==> flow/design.v <==
module bufferDepth1 #(
    parameter WIDTH = 64
) (
    input clk, reset,
    input wrEnable, rdEnable,
    input [WIDTH-1:0] dataIn,
    output [WIDTH-1:0] dataOut,
    output full, empty
);
    reg [WIDTH-1:0] memory;                      
    reg fullFlag;                                
    assign full = fullFlag;
    assign empty = ~fullFlag;
    assign dataOut = memory;                     
    always @(posedge clk) begin
        if (reset) begin
            memory <= 0;
            fullFlag <= 0;
        end
        else begin
            if (wrEnable & (!fullFlag)) begin
                memory <= dataIn;
                fullFlag <= 1;
            end
            if (rdEnable & fullFlag) begin
                fullFlag <= 0;
            end
        end
    end
endmodule
module rotating_prioritizer (
    input clk, reset,
    input polarity,
    input req0, req1,
    output grant0, grant1
);
    reg grantReg0, grantReg1;
    assign grant0 = grantReg0;
    assign grant1 = grantReg1;
    reg lastGrant0, lastGrant1;
    reg reqF0, reqF1;
    reg grantF0, grantF1;
    always @(*) begin
        if (reqF0) begin
            grantF0 = 1;
            grantF1 = 0;
        end
        else begin
            grantF0 = 0;
            grantF1 = reqF1;
        end
    end
    always @(*) begin
        if (polarity) begin
            if (lastGrant1) begin
                {reqF0, reqF1} = {req0, req1};
                {grantReg0, grantReg1} = {grantF0, grantF1};              
            end
            else begin
                {reqF0, reqF1} = {req1, req0};
                {grantReg0, grantReg1} = {grantF1, grantF0};
            end
        end
        else begin  
            if (lastGrant0) begin
                {reqF0, reqF1} = {req0, req1};
                {grantReg0, grantReg1} = {grantF0, grantF1};              
            end
            else begin
                {reqF0, reqF1} = {req1, req0};
                {grantReg0, grantReg1} = {grantF1, grantF0};
            end
        end
    end
    always @(posedge clk) begin
        if (reset) begin
            lastGrant0 <= 1;  
            lastGrant1 <= 1;
        end
        else begin
            if (polarity) begin
                if (~req0 || ~req1) begin  
                    lastGrant1 <= 1;
                end
                else begin
                    if (grantReg0) begin
                        lastGrant1 <= 0;
                    end
                    if (grantReg1) begin
                        lastGrant1 <= 1;
                    end
                end
            end
            else begin  
                if (~req0 || ~req1) begin  
                    lastGrant0 <= 1;
                end
                else begin
                    if (grantReg0) begin
                        lastGrant0 <= 0;
                    end
                    if (grantReg1) begin
                        lastGrant0 <= 1;
                    end
                end
            end
        end
    end
endmodule
module cardinal_router 
#(
    parameter PACKET_SIZE = 64
)
(
    input clk, reset,                     
    output polarity,
    input cwsi,                          
    output cwri,                         
    input [PACKET_SIZE - 1:0] cwdi,      
    input ccwsi,                         
    output ccwri,                        
    input [PACKET_SIZE - 1:0] ccwdi,     
    input pesi,                          
    output peri,                         
    input [PACKET_SIZE - 1:0] pedi,      
    output cwso,                         
    input cwro,                          
    output [PACKET_SIZE - 1:0] cwdo,     
    output ccwso,                        
    input ccwro,                         
    output [PACKET_SIZE - 1:0] ccwdo,    
    output peso,                         
    input pero,                          
    output [PACKET_SIZE - 1:0] pedo      
);
    wire fullCwi0, fullCwi1, fullCcwi0, fullCcwi1, fullPei0, fullPei1;
    wire emptyCwi0, emptyCwi1, emptyCcwi0, emptyCcwi1, emptyPei0, emptyPei1;
    reg rdEnableCwi0, rdEnableCwi1, rdEnableCcwi0, rdEnableCcwi1, rdEnablePei0, rdEnablePei1;
    reg wrEnableCwi0, wrEnableCwi1, wrEnableCcwi0, wrEnableCcwi1, wrEnablePei0, wrEnablePei1;
    wire [PACKET_SIZE - 1:0] dataCwi0, dataCwi1, dataCcwi0, dataCcwi1, dataPei0, dataPei1;
    bufferDepth1 bufCwi0
    (
        .clk(clk),
        .reset(reset),
        .full(fullCwi0),
        .empty(emptyCwi0),
        .rdEnable(rdEnableCwi0),
        .wrEnable(wrEnableCwi0),
        .dataIn(cwdi),
        .dataOut(dataCwi0)
    );
    bufferDepth1 bufCwi1
    (
        .clk(clk),
        .reset(reset),
        .full(fullCwi1),
        .empty(emptyCwi1),
        .rdEnable(rdEnableCwi1),
        .wrEnable(wrEnableCwi1),
        .dataIn(cwdi),
        .dataOut(dataCwi1)
    );
    bufferDepth1 bufCcwi0
    (
        .clk(clk),
        .reset(reset),
        .full(fullCcwi0),
        .empty(emptyCcwi0),
        .rdEnable(rdEnableCcwi0),
        .wrEnable(wrEnableCcwi0),
        .dataIn(ccwdi),
        .dataOut(dataCcwi0)
    );
    bufferDepth1 bufCcwi1
    (
        .clk(clk),
        .reset(reset),
        .full(fullCcwi1),
        .empty(emptyCcwi1),
        .rdEnable(rdEnableCcwi1),
        .wrEnable(wrEnableCcwi1),
        .dataIn(ccwdi),
        .dataOut(dataCcwi1)
    );
    bufferDepth1 bufPei0
    (
        .clk(clk),
        .reset(reset),
        .full(fullPei0),
        .empty(emptyPei0),
        .rdEnable(rdEnablePei0),
        .wrEnable(wrEnablePei0),
        .dataIn(pedi),
        .dataOut(dataPei0)
    );   
    bufferDepth1 bufPei1
    (
        .clk(clk),
        .reset(reset),
        .full(fullPei1),
        .empty(emptyPei1),
        .rdEnable(rdEnablePei1),
        .wrEnable(wrEnablePei1),
        .dataIn(pedi),
        .dataOut(dataPei1)
    ); 
    wire fullCwo0, fullCwo1, fullCcwo0, fullCcwo1, fullPeo0, fullPeo1;
    wire emptyCwo0, emptyCwo1, emptyCcwo0, emptyCcwo1, emptyPeo0, emptyPeo1;
    wire rdEnableCwo0, rdEnableCwo1, rdEnableCcwo0, rdEnableCcwo1, rdEnablePeo0, rdEnablePeo1;
    reg wrEnableCwo0, wrEnableCwo1, wrEnableCcwo0, wrEnableCcwo1, wrEnablePeo0, wrEnablePeo1;
    reg [PACKET_SIZE - 1:0] dataInCwo0, dataInCwo1, dataInCcwo0, dataInCcwo1, dataInPeo0, dataInPeo1;
    wire [PACKET_SIZE - 1:0] dataOutCwo0, dataOutCwo1, dataOutCcwo0, dataOutCcwo1, dataOutPeo0, dataOutPeo1;
    bufferDepth1 bufCwo0
    (
        .clk(clk),
        .reset(reset),
        .full(fullCwo0),
        .empty(emptyCwo0),
        .rdEnable(rdEnableCwo0),
        .wrEnable(wrEnableCwo0),
        .dataIn(dataInCwo0),
        .dataOut(dataOutCwo0)
    );
    bufferDepth1 bufCwo1
    (
        .clk(clk),
        .reset(reset),
        .full(fullCwo1),
        .empty(emptyCwo1),
        .rdEnable(rdEnableCwo1),
        .wrEnable(wrEnableCwo1),
        .dataIn(dataInCwo1),
        .dataOut(dataOutCwo1)
    );
    bufferDepth1 bufCcwo0
    (
        .clk(clk),
        .reset(reset),
        .full(fullCcwo0),
        .empty(emptyCcwo0),
        .rdEnable(rdEnableCcwo0),
        .wrEnable(wrEnableCcwo0),
        .dataIn(dataInCcwo0),
        .dataOut(dataOutCcwo0)
    );
    bufferDepth1 bufCcwo1
    (
        .clk(clk),
        .reset(reset),
        .full(fullCcwo1),
        .empty(emptyCcwo1),
        .rdEnable(rdEnableCcwo1),
        .wrEnable(wrEnableCcwo1),
        .dataIn(dataInCcwo1),
        .dataOut(dataOutCcwo1)
    );
    bufferDepth1 bufPeo0
    (
        .clk(clk),
        .reset(reset),
        .full(fullPeo0),
        .empty(emptyPeo0),
        .rdEnable(rdEnablePeo0),
        .wrEnable(wrEnablePeo0),
        .dataIn(dataInPeo0),
        .dataOut(dataOutPeo0)
    );   
    bufferDepth1 bufPeo1
    (
        .clk(clk),
        .reset(reset),
        .full(fullPeo1),
        .empty(emptyPeo1),
        .rdEnable(rdEnablePeo1),
        .wrEnable(wrEnablePeo1),
        .dataIn(dataInPeo1),
        .dataOut(dataOutPeo1)
    );  
    reg reqCwiCwo, reqCwiPeo;
    reg reqCcwiCcwo, reqCcwiPeo;
    reg reqPeiCwo, reqPeiCcwo;
    wire grantCwiCwo, grantCwiPeo; 
    wire grantCcwiCcwo, grantCcwiPeo;
    wire grantPeiCwo, grantPeiCcwo;
    rotating_prioritizer arbiterCwo
    (
        .clk(clk),
        .reset(reset),
        .polarity(polarity),
        .req0(reqCwiCwo),
        .req1(reqPeiCwo),
        .grant0(grantCwiCwo),
        .grant1(grantPeiCwo)
    );
    rotating_prioritizer arbiterCcwo
    (
        .clk(clk),
        .reset(reset),
        .polarity(polarity),
        .req0(reqCcwiCcwo),
        .req1(reqPeiCcwo),
        .grant0(grantCcwiCcwo),
        .grant1(grantPeiCcwo)
    );
    rotating_prioritizer arbiterPeo
    (
        .clk(clk),
        .reset(reset),
        .polarity(polarity),
        .req0(reqCwiPeo),
        .req1(reqCcwiPeo),
        .grant0(grantCwiPeo),
        .grant1(grantCcwiPeo)
    );
    reg cwriReg, ccwriReg, periReg;
    reg cwsoReg, ccwsoReg, pesoReg;
    reg polarityReg;
    assign cwri     = cwriReg;
    assign ccwri    = ccwriReg;
    assign peri     = periReg;
    assign cwso     = cwsoReg;
    assign ccwso    = ccwsoReg;
    assign peso     = pesoReg;
    assign cwdo = (polarityReg == 0)   ? dataOutCwo1   : dataOutCwo0;
    assign ccwdo = (polarityReg == 0)  ? dataOutCcwo1  : dataOutCcwo0;  
    assign pedo = (polarityReg == 0)   ? dataOutPeo1   : dataOutPeo0; 
    assign rdEnableCwo0     = (polarityReg == 1)   ? (cwsoReg & cwro)      : 0;
    assign rdEnableCwo1     = (polarityReg == 0)   ? (cwsoReg & cwro)      : 0;
    assign rdEnableCcwo0    = (polarityReg == 1)   ? (ccwsoReg & ccwro)    : 0;  
    assign rdEnableCcwo1    = (polarityReg == 0)   ? (ccwsoReg & ccwro)    : 0;  
    assign rdEnablePeo0     = (polarityReg == 1)   ? (pesoReg & pero)      : 0;
    assign rdEnablePeo1     = (polarityReg == 0)   ? (pesoReg & pero)      : 0;  
    assign polarity = polarityReg;
    always @(posedge clk) begin
        if (reset) begin
            polarityReg <= 0;
        end
        else begin
            polarityReg <= ~polarityReg;
        end
    end
    always @(*) begin
        if(polarityReg == 0) begin
            if(emptyCwi1) begin 
                cwriReg = 1;
            end
            else begin 
                cwriReg = 0;
            end
            if(emptyCcwi1) begin 
                ccwriReg = 1;
            end
            else begin 
                ccwriReg = 0;
            end
            if(emptyPei1) begin 
                periReg = 1; 
            end
            else begin 
                periReg = 0;
            end
        end
        else begin  
            if(emptyCwi0) begin 
                cwriReg = 1;
            end
            else begin 
                cwriReg = 0;
            end
            if(emptyCcwi0) begin 
                ccwriReg = 1;
            end
            else begin 
                ccwriReg = 0;
            end
            if(emptyPei0) begin 
                periReg = 1;
            end
            else begin 
                periReg = 0;
            end
        end
    end
    always @(*) begin
        if(polarityReg == 0) begin
            wrEnableCwi0 = 0;
            wrEnableCcwi0 = 0;
            wrEnablePei0 = 0;
            if(cwsi && cwriReg) begin 
                wrEnableCwi1 = 1;
            end
            else begin 
                wrEnableCwi1 = 0;
            end
            if(ccwsi && ccwriReg) begin
                wrEnableCcwi1 = 1;
            end
            else begin 
                wrEnableCcwi1 = 0; 
            end
            if(pesi && periReg) begin 
                wrEnablePei1 = 1;
            end
            else begin 
                wrEnablePei1 = 0;   
            end
        end
        else begin
            wrEnableCwi1 = 0;
            wrEnableCcwi1 = 0;
            wrEnablePei1 = 0;
            if(cwsi && cwriReg) begin 
                wrEnableCwi0 = 1;
            end
            else begin 
                wrEnableCwi0 = 0;
            end
            if(ccwsi && ccwriReg) begin 
                wrEnableCcwi0 = 1;
            end
            else begin 
                wrEnableCcwi0 = 0; 
            end
            if(pesi && periReg) begin 
                wrEnablePei0 = 1;
            end
            else begin 
                wrEnablePei0 = 0; 
            end
        end 
    end
    always @(*) begin
        reqCwiCwo = 0;
        reqCwiPeo = 0;
        reqCcwiCcwo = 0;
        reqCcwiPeo = 0;
        reqPeiCwo = 0;
        reqPeiCcwo = 0;
        if(polarityReg == 0) begin  
            if(fullCwi0 && (dataCwi0[48] == 1) && emptyCwo0) begin 
                reqCwiCwo = 1;
            end
            if(fullCwi0 && (dataCwi0[48] == 0) && emptyPeo0) begin 
                reqCwiPeo = 1;
            end
            if(fullCcwi0 && (dataCcwi0[48] == 1) && emptyCcwo0) begin 
                reqCcwiCcwo = 1;
            end
            if(fullCcwi0 && (dataCcwi0[48] == 0) && emptyPeo0) begin 
                reqCcwiPeo = 1;
            end
            if(fullPei0 && (dataPei0[62] == 0) && emptyCwo0) begin 
                reqPeiCwo = 1;
            end
            if(fullPei0 && (dataPei0[62] == 1) && emptyCcwo0) begin 
                reqPeiCcwo = 1;
            end
        end
        else begin  
            if(fullCwi1 && (dataCwi1[48] == 1) && emptyCwo1) begin 
                reqCwiCwo = 1;
            end
            if(fullCwi1 && (dataCwi1[48] == 0) && emptyPeo1) begin 
                reqCwiPeo = 1;
            end
            if(fullCcwi1 && (dataCcwi1[48] == 1) && emptyCcwo1) begin 
                reqCcwiCcwo = 1;
            end
            if(fullCcwi1 && (dataCcwi1[48] == 0) && emptyPeo1) begin 
                reqCcwiPeo = 1;
            end
            if(fullPei1 && (dataPei1[62] == 0) && emptyCwo1) begin 
                reqPeiCwo = 1;
            end
            if(fullPei1 && (dataPei1[62] == 1) && emptyCcwo1) begin 
                reqPeiCcwo = 1;
            end
        end
    end
    always @(*) begin
        rdEnableCwi0 = 0;
        rdEnableCwi1 = 0;
        rdEnableCcwi0 = 0;
        rdEnableCcwi1 = 0;
        rdEnablePei0 = 0;
        rdEnablePei1 = 0;
        wrEnableCwo0 = 0;
        wrEnableCwo1 = 0;
        wrEnableCcwo0 = 0;
        wrEnableCcwo1 = 0;
        wrEnablePeo0 = 0;
        wrEnablePeo1 = 0;
        dataInCwo0 = 64'bx;
        dataInCwo1 = 64'bx;
        dataInCcwo0 = 64'bx;
        dataInCcwo1 = 64'bx;
        dataInPeo0 = 64'bx;
        dataInPeo1 = 64'bx;
        if(polarityReg == 0)  
        begin
            if(grantCwiCwo) begin                            
                rdEnableCwi0 = 1;
                wrEnableCwo0 = 1;
                dataInCwo0 = dataCwi0;                       
                dataInCwo0[55-:8] = dataCwi0[55-:8] >> 1;    
            end
            if(grantCwiPeo) begin
                rdEnableCwi0 = 1;
                wrEnablePeo0 = 1;
                dataInPeo0 = dataCwi0;
                dataInPeo0[55-:8] = dataCwi0[55-:8] >> 1;
            end
            if(grantCcwiCcwo) begin
                rdEnableCcwi0 = 1;
                wrEnableCcwo0 = 1;
                dataInCcwo0 = dataCcwi0;
                dataInCcwo0[55-:8] = dataCcwi0[55-:8] >> 1;
            end
            if(grantCcwiPeo) begin
                rdEnableCcwi0 = 1;
                wrEnablePeo0 = 1;
                dataInPeo0 = dataCcwi0;
                dataInPeo0[55-:8] = dataCcwi0[55-:8] >> 1;
            end
            if(grantPeiCwo) begin
                rdEnablePei0 = 1;
                wrEnableCwo0 = 1;
                dataInCwo0 = dataPei0;
                dataInCwo0[55-:8] = dataPei0[55-:8] >> 1;
            end
            if(grantPeiCcwo) begin
                rdEnablePei0 = 1;
                wrEnableCcwo0 = 1;
                dataInCcwo0 = dataPei0;
                dataInCcwo0[55-:8] = dataPei0[55-:8] >> 1;
            end
        end
        else  
        begin
            if(grantCwiCwo) begin
                rdEnableCwi1 = 1;
                wrEnableCwo1 = 1;
                dataInCwo1 = dataCwi1;
                dataInCwo1[55-:8] = dataCwi1[55-:8] >> 1;
            end
            if(grantCwiPeo) begin
                rdEnableCwi1 = 1;
                wrEnablePeo1 = 1;
                dataInPeo1 = dataCwi1;
                dataInPeo1[55-:8] = dataCwi1[55-:8] >> 1;
            end
            if(grantCcwiCcwo) begin
                rdEnableCcwi1 = 1;
                wrEnableCcwo1 = 1;
                dataInCcwo1 = dataCcwi1;
                dataInCcwo1[55-:8] = dataCcwi1[55-:8] >> 1;
            end
            if(grantCcwiPeo) begin
                rdEnableCcwi1 = 1;
                wrEnablePeo1 = 1;
                dataInPeo1 = dataCcwi1;
                dataInPeo1[55-:8] = dataCcwi1[55-:8] >> 1;
            end
            if(grantPeiCwo) begin
                rdEnablePei1 = 1;
                wrEnableCwo1 = 1;
                dataInCwo1 = dataPei1;
                dataInCwo1[55-:8] = dataPei1[55-:8] >> 1;
            end
            if(grantPeiCcwo) begin
                rdEnablePei1 = 1;
                wrEnableCcwo1 = 1;
                dataInCcwo1 = dataPei1;
                dataInCcwo1[55-:8] = dataPei1[55-:8] >> 1;
            end
        end
    end
    always @(*) begin
        cwsoReg     = (polarityReg == 0) ? (fullCwo1 & cwro)   : (fullCwo0 & cwro);
        ccwsoReg    = (polarityReg == 0) ? (fullCcwo1 & ccwro) : (fullCcwo0 & ccwro);  
        pesoReg     = (polarityReg == 0) ? (fullPeo1 & pero)   : (fullPeo0 & pero);    
    end 
endmodule 
# == Step by step through the tools: cardinal_router ==
# What the tools print for cardinal_router, step after step.
# Line numbers count from 1 in the design file above.
# Library cell names are shortened.
# A cell with n/a has no value.
# design
top,cardinal_router
clock,clk
cell_library,sky130hd
lib_corner,tt_025C_1v80

# == Elaborated design ==
# Source: Yosys, flattened and elaborated, memories not mapped. Widths are those after wreduce. Registers that Yosys merges into a memory's read port (data or address) are not register bits. Print and check cells do not count. Equal cells are merged and count once.
# op_classes
mux,151
n_logic,52
reduce_and_logical,63
# op_table
operator,count
2-to-1 mux 48 bit,12
2-to-1 mux 64 bit,9
2-to-1 mux 8 bit,24
2-to-1 mux 1 bit,94
bitwise AND 1 bit,33
logical AND 1 bit,27
OR reduction 2 bit,12
2-to-1 mux 2 bit,12
NOT 1 bit,19
logical NOT 1 bit,12
AND reduction 2 bit,6
nonzero test 3 bit,3
logical OR 1 bit,3
# word_totals
ff_bits,787
input_bits,200
out_inout_bits,199
wordCells,297

# == Logic depth ==
# Yosys ltp: most cells in a row. Word level: on the elaborated netlist, between registers, memories and ports. Mapped: between sequential cells and ports; inverters and the memories' decode and read muxes count.
# depth
ltp_word,15
ABC_AREA,0
ltp_mapped,11
depth_no_buf,6

# == Netlist ==
# Source: synth_stat.txt of the flow (Yosys; design flattened, memories mapped). It holds for the ABC_AREA given above (unset counts as 0); a run with the other value may have another netlist.
# Totals and module areas in this step are rounded.
# types
cell_type,count,area_total_um2
dfxtp_1,779,1.56E+04
mux2i_1,321,3.21E+03
nand2_1,786,2950.33
a211oi_1,317,2.38E+03
mux2_2,192,2.16E+03
a21oi_1,394,1.97E+03
nor2_1,342,1.28E+03
clkbuf_1,221,829.546
and2_1,64,400.384
a221o_2,31,349.085
a221o_1,32,320.307
buf_2,57,285.274
buf_4,17,127.622
buf_6,6,67.565
o21ai_0,12,60.058
or2_2,6,37.536
a32oi_1,4,35.034
buf_1,9,33.782
# Other cell types: 37; their cells: 65.
# mapped
mapped_cells,3655
yosys_area_um2,32620
seq_area_um2,15590
flip_flops,779
buf_cells,313
# By module: a second synthesis without flattening, with its own total; a netlist apart from the flattened one above.
# unflattened
hier_cells,4286
hier_area_um2,45350
# Each row is one instance without its submodules.
# modules
mod,n_inst,n_cells,area_um2,mod_seq_area_um2
bufferDepth1,12,296,3103,1301
cardinal_router,1,698,7784,20.0
rotating_prioritizer,3,12,110.1,40.0

# == Path before layout ==
# Source: OpenSTA report_checks on the synthesized netlist (no wires, ideal clock, input and output delay 20% of the period each), path of least setup slack; recovery checks are left aside. Register names are those of the netlist, which keeps one name where synthesis merged equal registers.
# synth_timing
kind,register to output
start,register polarityReg
end,output ccwdo[10]
tclk_ps,4000
output_delay_ps,800
launch_ps,0
t_arrival_ps,2173
t_required_ps,3200
slack_ps,1027
path_delay_ps,2173
path_stages,7
path_buffers,5
synth_period_reached_ps,2973
# "path_delay_ps" = arrival - input delay + setup time.
# A path that ends at an output port has no setup time.
# "path_stages": output pins that drive a net of the path, with the launching flip-flop's if there is one; two outputs of one cell count as two.
# "synth_period_reached_ps" = period - worst setup slack (recovery checks aside). The figure is calculated, with input and output delays left at 20% of the set period.
# Between the ends stands the longest chain of elaborated cells between them, by number of cells; it is not shown to be the way that was timed. Of several equally long chains one is given.
# Each line given opens the expression or statement behind the cell; cells for indexed reads and writes are added by Yosys, which also makes memories of some case tables.
# synth_between
cell_sequence,dfxtp_1 -> buf_2 -> buf_2 -> clkbuf_1 -> clkbuf_1 -> clkbuf_1 -> mux2_2
elab_chain_cells,1
cells_between,1
lines_between,1
classes_between,1 x mux
# synth_rtl
item,line,text
start: declaration,317,reg polarityReg;
start: assignment,336,polarityReg <= 0;
start: assignment,339,polarityReg <= ~polarityReg;
2-to-1 mux 64 bit,325,assign ccwdo = (polarityReg == 0)  ? dataOutCcwo1  : dataOutCcwo0;
end: declaration,131,"output [PACKET_SIZE - 1:0] ccwdo,"

# == Timing after layout ==
# Path of least setup slack in the final report of stored run 1 (OpenROAD, finished layout, wires in). Where an end is a register, its clock arrival counts in the times.
# The path's times are printed in steps of 10 ps; the period is the one set.
# layout_timing
kind,register to output
start,register polarityReg
end,output pedo[46]
tclk_ps,4000
output_delay_ps,800
launch_ps,630
t_arrival_ps,2340
t_required_ps,3200
slack_ps,860
path_stages,5
path_buffers,3
# Between the ends stands the longest chain of elaborated cells between them, by number of cells; it is not shown to be the way that was timed. Of several equally long chains one is given.
# layout_between
cell_sequence,dfxtp_4 -> buf_12 -> bufbuf_16 -> mux2_2 -> clkdlybuf4s50_1
elab_chain_cells,1
cells_between,1
lines_between,1
classes_between,1 x mux
# layout_rtl
item,line,text
start: declaration,317,reg polarityReg;
start: assignment,336,polarityReg <= 0;
start: assignment,339,polarityReg <= ~polarityReg;
2-to-1 mux 64 bit,326,assign pedo = (polarityReg == 0)   ? dataOutPeo1   : dataOutPeo0;
end: declaration,134,output [PACKET_SIZE - 1:0] pedo

# Design cardinal_router on sky130hd. What follows are 3 stored runs of the flow, each under its own settings; their order means nothing. The constraints put input and output delay at 20% of the set period each and load the outputs with 0.01 pF.
# "timing.achieved_period_ps" is the run's clock period less its worst setup slack. It is reckoned from that one timing run; input and output delays stay at 20% of the period that was set.
# "worstPathTime_ps" means the part of the period allowed to the worst setup path (the constraints hold back 20% at inputs and 20% at outputs) less its slack; where the path has registers, the arrival times of their clocks count too.
# "design_power_mw": no workload was simulated; the value follows from the tool's default switching activity.
# "worstPathTime_ps" is given in steps of 10 ps.
# The measured numbers are rounded.
# A setting shown as n/a is not set for that run.
# Results: n/a = not shown.
stored run,CELL_PAD_IN_SITES_DETAIL_PLACEMENT,CELL_PAD_IN_SITES_GLOBAL_PLACEMENT,CTS_CLUSTER_SIZE,GPL_ROUTABILITY_DRIVEN,GPL_TIMING_DRIVEN,HOLD_SLACK_MARGIN,PLACE_DENSITY_LB_ADDON,SETUP_SLACK_MARGIN,SLEW_MARGIN,TNS_END_PERCENT,period_ns,CAP_MARGIN,CORE_MARGIN,CORE_UTILIZATION,CORE_ASPECT_RATIO,MAX_ROUTING_LAYER,ABC_AREA,CTS_CLUSTER_DIAMETER,MIN_ROUTING_LAYER,cell_area_final_um2,final_hold_ws_ps,worstPathTime_ps,critical_path_kind,synthesis_area_um2,fin_tns_ps,layout_utilization_pct,die_footprint_um2,worst_setup_slack_ps,timing.achieved_period_ps,design_power_mw
stored run 1,1,2,81,0,1,0.07,0.2,1.03,30,50,4.0,20,2,40,n/a,n/a,n/a,n/a,n/a,40990,472,2340,register to output,32620,0,50.8,83860,860,3140,19.34
stored run 2,n/a,n/a,n/a,1,n/a,n/a,0.07,n/a,40,n/a,2.77,10,2,42,0.8,met5,n/a,n/a,n/a,41390,263,2820,register to register,32620,-1831,53.8,79930,-51,2821,26.49
stored run 3,2,2,66,n/a,n/a,0.15,0.25,0.08,25,20,6.22,20,6,52,1.39,n/a,1,50,met2,n/a,n/a,n/a,n/a,n/a,n/a,n/a,n/a,n/a,n/a,n/a
# Stored run 3: no results, placement failed with FLW-0024
